==> flow/design.v <==
`timescale 1ns / 1ns  
module paddle_control(
    input clk,
    input en,
    input resetn,
    input [1:0] go,  
	 input [8:0] ball_x,
	 input [7:0] ball_y,
	 output reg [2:0] PADDLE_HIT,
    output reg draw,
	 output reg [8:0] current_state
    );
    reg [8:0] next_state; 
    localparam  BRICK_WIDTH = 8'd16,
					 BRICK_HEIGHT = 8'd8,
					 PADDLE_WIDTH= 8'd32,  
					 PADDLE_HEIGHT = 8'd2,
					 PADDLE_SIZE = 8'd32,
					 PADDLE_Y_POS = 9'd220;    
    always @(posedge clk)
    if(en) begin
		if(resetn) begin
         case (current_state)
					9'd8: current_state <= 2'd2 * go[0] + current_state;  
					9'd280: current_state <= current_state - (2'd2 * go[1]);  
            default: current_state <= (2'd2 * go[0]) - (2'd2 * go[1]) + current_state;  
         endcase
			if (go[0] || go[1]) draw <= 1'b1;
			else draw <= 1'b0;
		end
		if(resetn == 1'b0) begin
			draw <= 1'b1;
			current_state <= 9'd152;
		end
    end  
	 always@(posedge clk) if(en) begin
		PADDLE_HIT <= 0;
		if(ball_y >= PADDLE_Y_POS && ball_y <= PADDLE_Y_POS + 9'd3 && ball_x >= current_state && ball_x <= current_state + PADDLE_WIDTH)  
			PADDLE_HIT <= ((ball_x - current_state) / 9'd8) + 1'b1;
	 end
endmodule
`timescale 1ns / 1ns  
module ball_control(input clk, 
	input en,
	input reset,
	input [2:0] PADDLE_HIT,
	output reg [8:0] x,
	output reg [7:0] y,
	output reg BRICK_HIT,
	output reg [8:0] brick_x,
	output reg [7:0] brick_y
	);
	localparam LEFT_UP = 3'd0, UP_LEFT = 3'd1, UP_RIGHT = 3'd2, RIGHT_UP = 3'd3, LEFT_DOWN = 3'd4, DOWN_LEFT = 3'd5, DOWN_RIGHT = 3'd6, RIGHT_DOWN = 3'd7,
					LEFT_WALL_X = 9'd12,
					TOP_WALL_Y = 8'd20,
					RIGHT_WALL_X = 9'd320 - 9'd12,
					BRICK_WIDTH = 9'd32, BRICK_HEIGHT = 8'd4,
					BRICK_ONE_X = 9'd100, BRICK_ONE_Y = 8'd60,
					BRICK_TWO_X = 9'd150, BRICK_TWO_Y = 8'd60,
					BRICK_THREE_X = 9'd200, BRICK_THREE_Y = 8'd60;
	reg [8:0] d_x;
	reg [7:0] d_y;
	reg [2:0] current_direction;
	reg [1:0] WALL_HIT; 
	reg [2:0] status;  
	always @(posedge clk) if(en) begin
		case(current_direction)
			LEFT_UP: begin
				d_x <= -9'd2;
				d_y <= -8'd1;
			end
			UP_LEFT: begin
				d_x <= -9'd1;
				d_y <= -8'd2;
			end
			UP_RIGHT: begin
				d_x <= 9'd1;
				d_y <= -8'd2;
			end
			RIGHT_UP: begin
				d_x <= 9'd2;
				d_y <= -8'd1;
			end
			LEFT_DOWN: begin
				d_x <= -9'd2;
				d_y <= 8'd1;
			end
			DOWN_LEFT: begin
				d_x <= -9'd1;
				d_y <= 8'd2;
			end
			DOWN_RIGHT: begin
				d_x <= 9'd1;
				d_y <= 8'd2;
			end
			RIGHT_DOWN: begin
				d_x <= 9'd2;
				d_y <= 8'd1;
			end
		endcase
		if(!reset) begin
			x <= 9'd160;
			y <= 8'd218;
			current_direction <= UP_RIGHT; 
			d_x <= 9'd1;
			d_y <= -8'd2;
		end
		if(!reset) begin 
			status <= 3'b111;
			BRICK_HIT <= 1'b0;
		end
		BRICK_HIT <= 1'b0;
		if(y >= BRICK_ONE_Y && y <= (BRICK_ONE_Y + BRICK_HEIGHT) && x >= BRICK_ONE_X && x <= (BRICK_ONE_X + BRICK_WIDTH) && status[0] == 1'b1) begin
			BRICK_HIT <= 1'b1;
			brick_x <= BRICK_ONE_X; brick_y <= BRICK_ONE_Y;
			status[0] <= 1'b0;
			if(current_direction == LEFT_UP || current_direction == UP_LEFT || current_direction == RIGHT_UP || current_direction == UP_RIGHT)
				current_direction <= ((x - BRICK_ONE_X) / 9'd8) + 3'd4;
			else 
				current_direction <= (x - BRICK_ONE_X) / 9'd8;
		end
		if(y >= BRICK_TWO_Y && y <= (BRICK_TWO_Y + BRICK_HEIGHT) && x >= BRICK_TWO_X && x <= (BRICK_TWO_X + BRICK_WIDTH) && status[1] == 1'b1) begin
			BRICK_HIT <= 1'b1;
			brick_x <= BRICK_TWO_X; brick_y <= BRICK_TWO_Y;
			status[1] <= 1'b0;
			if(current_direction == LEFT_UP || current_direction == UP_LEFT || current_direction == RIGHT_UP || current_direction == UP_RIGHT)
				current_direction <= ((x - BRICK_TWO_X) / 9'd8) + 3'd4;
			else 
				current_direction <= (x - BRICK_TWO_X) / 9'd8;
		end
		if(y >= BRICK_THREE_Y && y <= (BRICK_THREE_Y + BRICK_HEIGHT) && x >= BRICK_THREE_X && x <= (BRICK_THREE_X + BRICK_WIDTH) && status[2] == 1'b1) begin
			BRICK_HIT <= 1'b1;
			brick_x <= BRICK_THREE_X; brick_y <= BRICK_THREE_Y;
			status[2] <= 1'b0;
			if(current_direction == LEFT_UP || current_direction == UP_LEFT || current_direction == RIGHT_UP || current_direction == UP_RIGHT)
				current_direction <= ((x - BRICK_THREE_X) / 9'd8) + 3'd4;
			else 
				current_direction <= (x - BRICK_THREE_X) / 9'd8;
		end
		if(reset && PADDLE_HIT !== 0) current_direction <= PADDLE_HIT - 3'b1;
		if(reset && WALL_HIT !== 0) begin
			case(WALL_HIT)
				2'd1: begin case(current_direction)
							LEFT_UP: begin current_direction <= RIGHT_UP;
											d_x <= 9'd2;
											d_y <= -8'd1;
										end
							UP_LEFT: begin current_direction <= UP_RIGHT;
											d_x <= 9'd1;
											d_y <= -8'd2;
										end
							LEFT_DOWN: begin current_direction <= RIGHT_DOWN;
												d_x <= 9'd2;
												d_y <= 8'd1;
											end
							DOWN_LEFT: begin current_direction <= DOWN_RIGHT;
												d_x <= 9'd1;
												d_y <= 8'd2;
											end
						endcase
					end
				2'd2: begin case(current_direction)
							LEFT_UP: begin current_direction <= LEFT_DOWN;
											d_x <= -9'd2;
											d_y <= 8'd1;
										end
							UP_LEFT: begin current_direction <= DOWN_LEFT;
											d_x <= -9'd1;
											d_y <= 8'd2;
										end
							RIGHT_UP: begin current_direction <= RIGHT_DOWN;
											d_x <= 9'd2;
											d_y <= 8'd1;
										end
							UP_RIGHT: begin current_direction <= DOWN_RIGHT;
												d_x <= 9'd1;
												d_y <= 8'd2;
										end
						endcase
					end
				2'd3: begin case(current_direction)
							RIGHT_UP: begin current_direction <= LEFT_UP;
											d_x <= -9'd2;
											d_y <= -8'd1;
										end
							UP_RIGHT: begin current_direction <= UP_LEFT;
											d_x <= -9'd1;
											d_y <= -8'd2;
										end
							RIGHT_DOWN: begin current_direction <= LEFT_DOWN;
												d_x <= -9'd2;
												d_y <= 8'd1;
										end
							DOWN_RIGHT: begin current_direction <= DOWN_LEFT;
												d_x <= -9'd2;
												d_y <= 8'd1;
										end
						endcase
					end
			endcase
		end
		if(reset) begin 
			x <= x + d_x;
			y <= y + d_y;
		end
		if(y >= 8'd235 && y <= 8'd240) begin
			d_x <= 1'b0;
			d_y <= 1'b0;
		end
	end
	always @(posedge clk) if(en) begin
		if(!reset) WALL_HIT <= 2'b0;
		else begin
			if(x <= LEFT_WALL_X) WALL_HIT <= 2'd1; 
			else begin
				if(y <= TOP_WALL_Y) WALL_HIT <= 2'd2;
				else begin
					if(x >= RIGHT_WALL_X) WALL_HIT <= 2'd3;
					else WALL_HIT <= 2'b0;
				end
			end
		end
	end
endmodule
`timescale 1ns / 1ns  
module new_draw(input clk,
	input reset,
	input [8:0] paddle_pos,
	input p_draw,
	input [8:0] ball_x,
	input [7:0] ball_y,
	input fps,
	input BRICK_HIT,
	input [8:0] brick_x,
	input [7:0] brick_y,
	output reg [8:0] x,
	output reg [7:0] y,
	output reg [2:0] color,
	output reg wren);
	reg [30:0] current_state, next_state;	
	reg [8:0] current_paddle;
	reg [8:0] current_ball_x;
	reg [7:0] current_ball_y;
	reg [3:0] current_brick;
	reg paddle_draw;
	reg ball_draw;
	reg brick_hit;
	reg [15:0] wall_draw_progress;
	reg [6:0] paddle_draw_progress;
	reg [31:0] reset_progress;
	reg [8:0] brick_draw_progress;
	localparam  PADDLE_SIZE = 8'd64,
					INIT = 32'd0,
					LEFT_WALL_FINISHED = INIT + 32'd1920,
					TOP_WALL_FINISHED = LEFT_WALL_FINISHED + 32'd2560,
					RIGHT_WALL_FINISHED = TOP_WALL_FINISHED + 32'd1920,
					DRAW_BRICKS = RIGHT_WALL_FINISHED + 1,
					BRICKS_FINISHED = DRAW_BRICKS + 32'd128,
					WAIT = BRICKS_FINISHED + 1'd1,
					PADDLE_ERASE_START = WAIT + 1'd1,
					PADDLE_DRAW_START = PADDLE_ERASE_START + PADDLE_SIZE + 1'd1,
					PADDLE_CYCLE_END = PADDLE_DRAW_START + PADDLE_SIZE + 1'd1,
					BALL_ERASE = PADDLE_CYCLE_END + 1,
					BALL_DRAW = BALL_ERASE + 2'd2,
					BALL_CYCLE_END = BALL_DRAW + 2'd2,
					RESET_START = BRICK_ERASE_END + 1'b1,
					RESET_END = RESET_START + 32'd76800,
					BRICK_ERASE_START = BALL_CYCLE_END + 1'b1,
					BRICK_ERASE_END = BRICK_ERASE_START + 8'd128;
	always @(posedge clk) begin
		case (current_state)
			WAIT: next_state <= ball_draw ? BALL_ERASE : (paddle_draw ? PADDLE_ERASE_START: WAIT);  
			PADDLE_CYCLE_END: next_state <= (ball_draw ? BALL_ERASE : WAIT);
			BALL_CYCLE_END: next_state <= (brick_hit ? BRICK_ERASE_START : WAIT);
			BRICKS_FINISHED: begin
				if(current_brick < 3'd3) next_state <= DRAW_BRICKS;
				else next_state <= WAIT;
			end
			BRICK_ERASE_END: next_state <= (paddle_draw ? PADDLE_ERASE_START : WAIT);
			RESET_END: next_state <= INIT;
			default: next_state <= current_state + 1'd1;
		endcase			
		if(!reset) begin
			current_state <= INIT;
		end
		else current_state <= next_state;
	end
	always @(posedge clk) begin
		if(fps) ball_draw <= 1'b1;
		if(BRICK_HIT) brick_hit <= 1'b1;
		if(!reset) begin 
			brick_hit <= 1'b0;
			current_brick <= 3'b0;
		end
		case (current_state)
			INIT: begin 
				wall_draw_progress <= 16'd0;
				wren <= 1'b1;
			end	
			LEFT_WALL_FINISHED: begin
				wall_draw_progress <= 16'd0;
			end
			TOP_WALL_FINISHED: begin
				wall_draw_progress <= 16'd0;
			end
			WAIT: begin
				paddle_draw <= p_draw;
				wren <= 1'b0;
			end
			PADDLE_ERASE_START: begin 
				wren <= 1'b1;
				paddle_draw_progress <= 6'd0;
			end
			PADDLE_DRAW_START: begin
				paddle_draw_progress <= 6'd0;
				current_paddle <= paddle_pos;
			end
			PADDLE_CYCLE_END: paddle_draw <= 1'b0;
			BALL_ERASE: wren <= 1'b1;
			BALL_DRAW: begin
				current_ball_x <= ball_x;
				current_ball_y <= ball_y;
			end
			BALL_CYCLE_END: ball_draw <= 1'b0;
			RESET_START: begin 
				wren <= 1'b1;
				reset_progress <= 32'd0;
				y <= 8'd8;
			end
			DRAW_BRICKS: begin 
				wren <= 1'b1;
				brick_draw_progress <= 9'd0;
				current_brick <= current_brick + 1'b1;
			end
			BRICKS_FINISHED: wren <= 1'b0;
			BRICK_ERASE_START: brick_draw_progress <= 9'd0;
			BRICK_ERASE_END: brick_hit <= 1'b0;
			default: begin
				if(INIT < current_state && current_state < LEFT_WALL_FINISHED) begin
					color <= 3'b100;
					x <= wall_draw_progress % 4'd8;
					y <= wall_draw_progress / 4'd8;
				end
				if(LEFT_WALL_FINISHED < current_state && current_state < TOP_WALL_FINISHED) begin
					color <= 3'b100;
					x <= wall_draw_progress % 9'd320;
					y <= wall_draw_progress / 9'd320;
				end
				if(TOP_WALL_FINISHED < current_state && current_state < RIGHT_WALL_FINISHED) begin
					color <= 3'b100;
					x <= 9'd320 - (wall_draw_progress % 4'd8);
					y <= wall_draw_progress / 4'd8;
				end
				if(PADDLE_ERASE_START < current_state && current_state < PADDLE_DRAW_START) begin
					color <= 3'b000;
					x <= current_paddle + (paddle_draw_progress % 6'd32);
					y <= 9'd220 + (paddle_draw_progress / 6'd32);
				end
				if(PADDLE_DRAW_START < current_state && current_state < PADDLE_CYCLE_END) begin
					color <= 3'b001;
					x <= current_paddle + (paddle_draw_progress % 6'd32);
					y <= 9'd220 + (paddle_draw_progress / 6'd32);
				end
				if(BALL_ERASE < current_state && current_state < BALL_DRAW) begin
					color <= 3'b000;
					x <= current_ball_x;
					y <= current_ball_y;
				end
				if(BALL_DRAW < current_state && current_state < BALL_CYCLE_END) begin
					color <= 3'b010;
					x <= current_ball_x;
					y <= current_ball_y;
				end
				if(RESET_START < current_state && current_state < RESET_END) begin
					color<= 3'b000;
					x <= reset_progress % 9'd320;
					y <= reset_progress / 9'd320;
				end
				if(DRAW_BRICKS < current_state && current_state < BRICKS_FINISHED && current_brick == 4'd1) begin
					color <= 3'b110;
					x <= 9'd100 + (brick_draw_progress % 9'd32);
					y <= 8'd60 + (brick_draw_progress / 8'd32);
				end
				if(DRAW_BRICKS < current_state && current_state < BRICKS_FINISHED && current_brick == 4'd2) begin
					color <= 3'b110;
					x <= 9'd150 + (brick_draw_progress % 9'd32);
					y <= 8'd60 + (brick_draw_progress / 8'd32);
				end
				if(DRAW_BRICKS < current_state && current_state < BRICKS_FINISHED && current_brick == 4'd3) begin
					color <= 3'b110;
					x <= 9'd200 + (brick_draw_progress % 9'd32);
					y <= 8'd60 + (brick_draw_progress / 8'd32);
				end
				if(BRICK_ERASE_START < current_state && current_state < BRICK_ERASE_END) begin
					wren <= 1'b1;
					color <= 3'b000;
					x <= brick_x + (brick_draw_progress % 9'd32);
					y <= brick_y + (brick_draw_progress / 8'd32);
				end
				wall_draw_progress <= wall_draw_progress + 1'b1;
				paddle_draw_progress <= paddle_draw_progress + 1'b1;
				reset_progress <= reset_progress + 1'b1;
				brick_draw_progress <= brick_draw_progress + 1'b1;
			end
		endcase
		if(!reset) begin
			x <= 9'd0;
			y <= 8'd0;
			color <= 3'b000;
			paddle_draw <= 1'b0;
			current_paddle <= 9'd152;
			current_ball_x <= 9'd160;
			current_ball_y <= 8'd218;
		end
	end
endmodule
`timescale 1ns / 1ns  
module breakout
	(
		input         clk,
		input         resetn,        
		input  [1:0]  go,            
		input         paddle_tick,   
		input         ball_tick,     
		output [8:0]  x,
		output [7:0]  y,
		output [2:0]  colour,
		output        plot
	);
	 wire draw_paddle;
	 wire[8:0] paddle_pos;
	 wire[8:0] ball_x; wire [7:0] ball_y;
	 wire[2:0] BALL_HIT;
	 wire BRICK_HIT;
	 wire [8:0] brick_x;
	 wire [7:0] brick_y;
	 wire fps_clock = paddle_tick | ~resetn;
	 wire thirty_clock = ball_tick | ~resetn;
	paddle_control PC(.clk(clk), .en(fps_clock), .resetn(resetn), .go(go), .ball_x(ball_x), .ball_y(ball_y), .draw(draw_paddle), .current_state(paddle_pos), .PADDLE_HIT(BALL_HIT));
	ball_control BC(.clk(clk), .en(thirty_clock), .reset(resetn), .x(ball_x), .y(ball_y), .PADDLE_HIT(BALL_HIT), .BRICK_HIT(BRICK_HIT), .brick_x(brick_x), .brick_y(brick_y));
	new_draw ND(.clk(clk), .reset(resetn), .paddle_pos(paddle_pos), .p_draw(draw_paddle), .ball_x(ball_x), .ball_y(ball_y), .x(x), .y(y), .color(colour), .wren(plot), .fps(thirty_clock), .BRICK_HIT(BRICK_HIT), .brick_x(brick_x), .brick_y(brick_y));
endmodule
==> From RTL to reports: breakout <==
What the tools print for breakout, step after step.
Line numbers count from 1 in the design file above.
Operators carry their Yosys type and port widths (W data, S select, Z words).
Library cell names are shortened.
{ "inputs": {"top_module": "breakout", "clock": "clk", "cell_library": "sky130hd", "pvt_corner": "tt_025C_1v80"} }

==> After elaboration <==
Counts by Yosys on the flattened word-level netlist (proc, flatten, opt, wreduce; memories kept). Print and check cells are left out. Cells with the same type and inputs are merged into one.
Memory sizes are those after Yosys's memory passes, which may raise the word count (mostly to a power of two), join words into wider ones and drop unused or constant bits.
{ "op_classes": {"n_cmp": 38, "logic": 6, "mux": 87, "div": 4, "equal": 36, "add_sub_neg": 30, "reduce_logical": 67} }
{ "ops": {"columns": ["cell", "count"], "rows": [
  ["$eq A31 B13 Y1 const B", 13],
  ["$div A32 B9 Y32 const B", 1],
  ["$mod A32 B9 Y32 const B", 1],
  ["$lt A13 B31 Y1 const A", 8],
  ["$lt A31 B13 Y1 const B", 8],
  ["$pmux W31 S6", 1],
  ["$div A16 B9 Y16 const B", 1],
  ["$mod A16 B9 Y16 const B", 1],
  ["$mux W8", 16],
  ["$mux W9", 14],
  ["$pmux W9 S2", 4],
  ["$mux W3", 22],
  ["$pmux W32 S2", 1],
  ["$pmux W8 S3", 2],
  ["$pmux W9 S4", 1],
  ["$pmux W3 S4", 3],
  ["$add A32 B1 Y32 const B", 1],
  ["$pmux W16 S2", 1],
  ["$pmux W8 S4", 1],
  ["$pmux W8 S2", 2],
  ["$lt A1 B31 Y1 const A", 1],
  ["$lt A11 B31 Y1 const A", 1],
  ["$add A31 B1 Y31 const B", 1],
  ["$lt A31 B11 Y1 const B", 1],
  ["$eq A31 B11 Y1 const B", 1],
  ["$lt A31 B17 Y1 const B", 1],
  ["$eq A31 B17 Y1 const B", 1],
  ["$logic_not A31 Y1", 1]
]} }
Not listed: further kinds 77, cells in them 158.
{ "word_totals": {"rom_bits": 136, "in_bits": 6, "output_inout_bits": 21, "word_cells": 302, "n_memories": 1, "reg_bits": 243, "clocked_rd_ports_x_width": 17} }
{ "mem_list": {"columns": ["memory", "words", "width", "rd", "write_ports", "line", "text"], "rows": [
  ["(no name shown)", 8, 17, 1, 0, 67, "case(current_direction)"]
]} }

==> Logic depth <==
Longest topological path by Yosys (ltp), each cell counted once; first at word level (registers and memories cut), then after technology mapping (sequential cells cut; the memories' decode and read muxes count).
{ "depth": {"ltp_word": 15, "abc_area": 0, "mapped_depth": 35, "mapped_depth_nobuf": 28} }

==> Mapped cells and area <==
Source: synth_stat.txt of the flow (Yosys; design flattened, memories mapped). It holds for the ABC_AREA given above (unset counts as 0); a run with the other value may have another netlist.
{ "mapped": {"synth_area_mm2": 0.0178158, "cell_count": 2193, "buffers": 120, "sequential_area_mm2": 0.0058957, "flip_flops": 236} }
{ "types": {"columns": ["type", "count", "area_total_um2"], "rows": [
  ["edfxtp_1", 117, 3513.37],
  ["dfxtp_1", 119, 2.38E+03],
  ["ha_1", 79, 988.448],
  ["nor2_1", 260, 975.936],
  ["nand2_1", 248, 930.893],
  ["xnor2_1", 79, 691.914],
  ["a21oi_1", 118, 590.566],
  ["nand3_1", 106, 530.509],
  ["xor2_1", 58, 507.987],
  ["o21ai_0", 99, 495.475],
  ["and2_1", 55, 344.08],
  ["clkbuf_1", 90, 337.824],
  ["mux2i_1", 33, 330.317],
  ["nor3_1", 59, 295.283],
  ["inv_1", 77, 289.027],
  ["nand4_1", 37, 231.472],
  ["and3_1", 36, 225.216],
  ["a31oi_1", 31, 193.936]
]} }
Other cell types: 94; their cells: 492.
The figures by module come from a second, unflattened synthesis with its own total; it is not the netlist above.
{ "unflattened": {"cells_unflattened": 2498, "area_unflattened_mm2": 0.0202219} }
Rows give one instance, submodules left out.
{ "modules": {"columns": ["module", "instances", "seq_area_mm2", "mod_area_mm2", "n_cells"], "rows": [
  ["new_draw", 1, 0.0042941, 0.0153272, 1966],
  ["ball_control", 1, 0.0012612, 0.0035509, 386],
  ["paddle_control", 1, 0.0003603, 0.0013313, 144],
  ["breakout", 1, 0, 0.0000125, 2]
]} }

==> Timing after synthesis <==
OpenSTA on the mapped netlist: ideal clock, no wires. The path of least setup slack (recovery checks aside). Input and output delay are each 20% of the period. Register names are those of the netlist, which keeps one name where synthesis merged equal registers.
{ "synth_timing": {"path_type": "register to register", "startpoint": "reg ND.reset_progress[27]", "endpoint": "reg ND.x[8]", "driving_pins": 33, "clock_period_ns": 20.0, "setup_ns": 0.140, "path_buffers": 6, "t_required_ns": 19.860, "setup_slack_ns": 13.049, "path_delay_ns": 6.951, "arrival_ns": 6.811, "launch_ns": 0.000, "synth_period_reached_ns": 6.951} }
"path_delay_ns" is the arrival time less input delay plus setup time.
"driving_pins": output pins that drive a net of the path, with the launching flip-flop's if there is one; two outputs of one cell count as two.
"synth_period_reached_ns" is the clock period less the worst setup slack; recovery checks do not enter. This is arithmetic on one report: input and output delays are still those of the set period (20% each).
Between the ends stands the longest chain of elaborated cells between them, by number of cells; it is not shown to be the way that was timed. Of several equally long chains one is given.
A line is the first line of the expression or statement that the cell stems from. Yosys adds cells for indexed reads and writes and turns some case tables into memories.
At most two assigning lines are given for a register; there are more.
{ "synth_between": {"path_cell_list": "edfxtp_1 > buf_4 > nor2_1 > o22ai_2 > a21oi_4 > nand2_2 > or4_4 > buf_6 > a311oi_2 > xnor2_1 > nor4b_1 > a21oi_1 > o21a_1 > buf_2 > and4_1 > a211oi_2 > o211ai_2 > o2bb2ai_1 > buf_4 > and3_1 > o22a_1 > nor4_4 > nand3_1 > nor3b_2 > o22ai_4 > buf_2 > a21oi_1 > a211oi_2 > buf_2 > o32ai_1 > a221o_1 > a31oi_1 > a21oi_1", "elab_chain_cells": 6, "cone_cells": 6, "cone_lines": 6, "classes_between": "div (1); mux (5)"} }
{ "synth_rtl": {"columns": ["element", "line", "text"], "rows": [
  ["from (decl)", 250, "reg [31:0] reset_progress;"],
  ["from (assign)", 327, "reset_progress <= 32'd0;"],
  ["from (assign)", 402, "reset_progress <= reset_progress + 1'b1;"],
  ["$mod A32 B9 Y32", 376, "x <= reset_progress % 9'd320;"],
  ["$mux W9", 374, "if(RESET_START < current_state && current_state < RESET_END) begin"],
  ["$mux W9", 379, "if(DRAW_BRICKS < current_state && current_state < BRICKS_FINISHED && current_brick == 4'd1) begin"],
  ["$mux W9", 384, "if(DRAW_BRICKS < current_state && current_state < BRICKS_FINISHED && current_brick == 4'd2) begin"],
  ["$mux W9", 389, "if(DRAW_BRICKS < current_state && current_state < BRICKS_FINISHED && current_brick == 4'd3) begin"],
  ["$mux W9", 394, "if(BRICK_ERASE_START < current_state && current_state < BRICK_ERASE_END) begin"],
  ["to (assign)", 391, "x <= 9'd200 + (brick_draw_progress % 9'd32);"],
  ["to (assign)", 397, "x <= brick_x + (brick_draw_progress % 9'd32);"],
  ["to (decl)", 236, "output reg [8:0] x,"]
]} }

==> Timing after layout <==
From the final timing report of run 1: the path of least setup slack in the routed layout; clock arrival at registers is part of the times.
{ "layout_timing": {"path_type": "register to register", "startpoint": "reg ND.reset_progress[28]", "endpoint": "reg ND.x[7]", "t_required_ns": 20.45, "arrival_ns": 9.54, "clock_period_ns": 20.0, "setup_ns": 0.11, "path_buffers": 0, "driving_pins": 29, "setup_slack_ns": 10.91, "launch_ns": 0.53} }
Between the ends stands the longest chain of elaborated cells between them, by number of cells; it is not shown to be the way that was timed. Of several equally long chains one is given.
At most two assigning lines are given for a register; there are more.
{ "layout_between": {"path_cell_list": "edfxtp_1 > nand2b_2 > xnor2_1 > a211oi_4 > nor2_1 > or4_4 > a311oi_2 > xnor2_1 > nor4b_1 > a21oi_1 > o21a_1 > o21ai_1 > o211ai_1 > a21oi_1 > o2bb2ai_1 > and3_1 > o22a_1 > nor4_4 > nand3_1 > a21oi_1 > nor3_1 > a31oi_1 > mux2i_1 > a211oi_2 > mux2i_1 > o211ai_1 > a221oi_1 > o31a_1 > o21ai_1", "elab_chain_cells": 6, "cone_cells": 6, "cone_lines": 6, "classes_between": "div (1); mux (5)"} }
{ "layout_rtl": {"columns": ["element", "line", "text"], "rows": [
  ["from (decl)", 250, "reg [31:0] reset_progress;"],
  ["from (assign)", 327, "reset_progress <= 32'd0;"],
  ["from (assign)", 402, "reset_progress <= reset_progress + 1'b1;"],
  ["$mod A32 B9 Y32", 376, "x <= reset_progress % 9'd320;"],
  ["$mux W9", 374, "if(RESET_START < current_state && current_state < RESET_END) begin"],
  ["$mux W9", 379, "if(DRAW_BRICKS < current_state && current_state < BRICKS_FINISHED && current_brick == 4'd1) begin"],
  ["$mux W9", 384, "if(DRAW_BRICKS < current_state && current_state < BRICKS_FINISHED && current_brick == 4'd2) begin"],
  ["$mux W9", 389, "if(DRAW_BRICKS < current_state && current_state < BRICKS_FINISHED && current_brick == 4'd3) begin"],
  ["$mux W9", 394, "if(BRICK_ERASE_START < current_state && current_state < BRICK_ERASE_END) begin"],
  ["to (assign)", 391, "x <= 9'd200 + (brick_draw_progress % 9'd32);"],
  ["to (assign)", 397, "x <= brick_x + (brick_draw_progress % 9'd32);"],
  ["to (decl)", 236, "output reg [8:0] x,"]
]} }

Settings and measured results of 4 stored flow runs for module breakout (sky130hd), not sorted in any way. The constraints put input and output delay at 20% of the set period each and load the outputs with 0.01 pF.
"period_less_ws_ns": clock period set for the run, less the worst setup slack. It is reckoned from that one timing run; input and output delays stay at 20% of the period that was set.
[
  {
    "run": "run 1",
    "settings": { "CORE_UTILIZATION": 40, "period_ns": 20.0, "CAP_MARGIN": 20, "CORE_MARGIN": 2, "SLEW_MARGIN": 20 },
    "results": { "synthArea_mm2": 0.0178158, "holdWs_ns": 0.427, "worstSetupSlack_ns": 10.906, "tns_setup_ns": 0.000, "period_less_ws_ns": 9.094, "post_route_util_pct": 43.9, "stdcell_area_mm2": 0.0193811, "design_die_area_mm2": 0.0462444 }
  },
  {
    "run": "run 2",
    "settings": { "CORE_UTILIZATION": 40, "period_ns": 15.0, "CAP_MARGIN": 20, "CORE_MARGIN": 2, "SLEW_MARGIN": 20 },
    "results": { "post_route_util_pct": 44.1, "synthArea_mm2": 0.0178158, "worstSetupSlack_ns": 5.861, "stdcell_area_mm2": 0.0194699, "period_less_ws_ns": 9.139, "holdWs_ns": 0.430, "design_die_area_mm2": 0.0462444, "tns_setup_ns": 0.000 }
  },
  {
    "run": "run 3",
    "settings": { "ABC_AREA": 0, "CAP_MARGIN": 30, "CELL_PAD_IN_SITES_DETAIL_PLACEMENT": 2, "CELL_PAD_IN_SITES_GLOBAL_PLACEMENT": 3, "CORE_ASPECT_RATIO": 1.49, "CORE_MARGIN": 7, "CORE_UTILIZATION": 54, "CTS_CLUSTER_SIZE": 47, "GPL_ROUTABILITY_DRIVEN": 0, "GPL_TIMING_DRIVEN": 0, "MAX_ROUTING_LAYER": "met5", "PLACE_DENSITY_LB_ADDON": 0.09, "TNS_END_PERCENT": 25, "period_ns": 20.0, "SLEW_MARGIN": 20 },
    "outcome": "stopped before the end: placement reported FLW-0024"
  },
  {
    "run": "run 4",
    "settings": { "CORE_ASPECT_RATIO": 1.49, "CORE_MARGIN": 5, "CORE_UTILIZATION": 54, "CTS_CLUSTER_SIZE": 47, "MAX_ROUTING_LAYER": "met4", "PLACE_DENSITY_LB_ADDON": 0.09, "period_ns": 20.0, "CAP_MARGIN": 20, "SLEW_MARGIN": 20 },
    "results": { "period_less_ws_ns": 9.178, "worstSetupSlack_ns": 10.822, "post_route_util_pct": 58.1, "stdcell_area_mm2": 0.0190345, "design_die_area_mm2": 0.0367975, "tns_setup_ns": 0.000, "holdWs_ns": 0.424, "synthArea_mm2": 0.0178158 }
  }
]
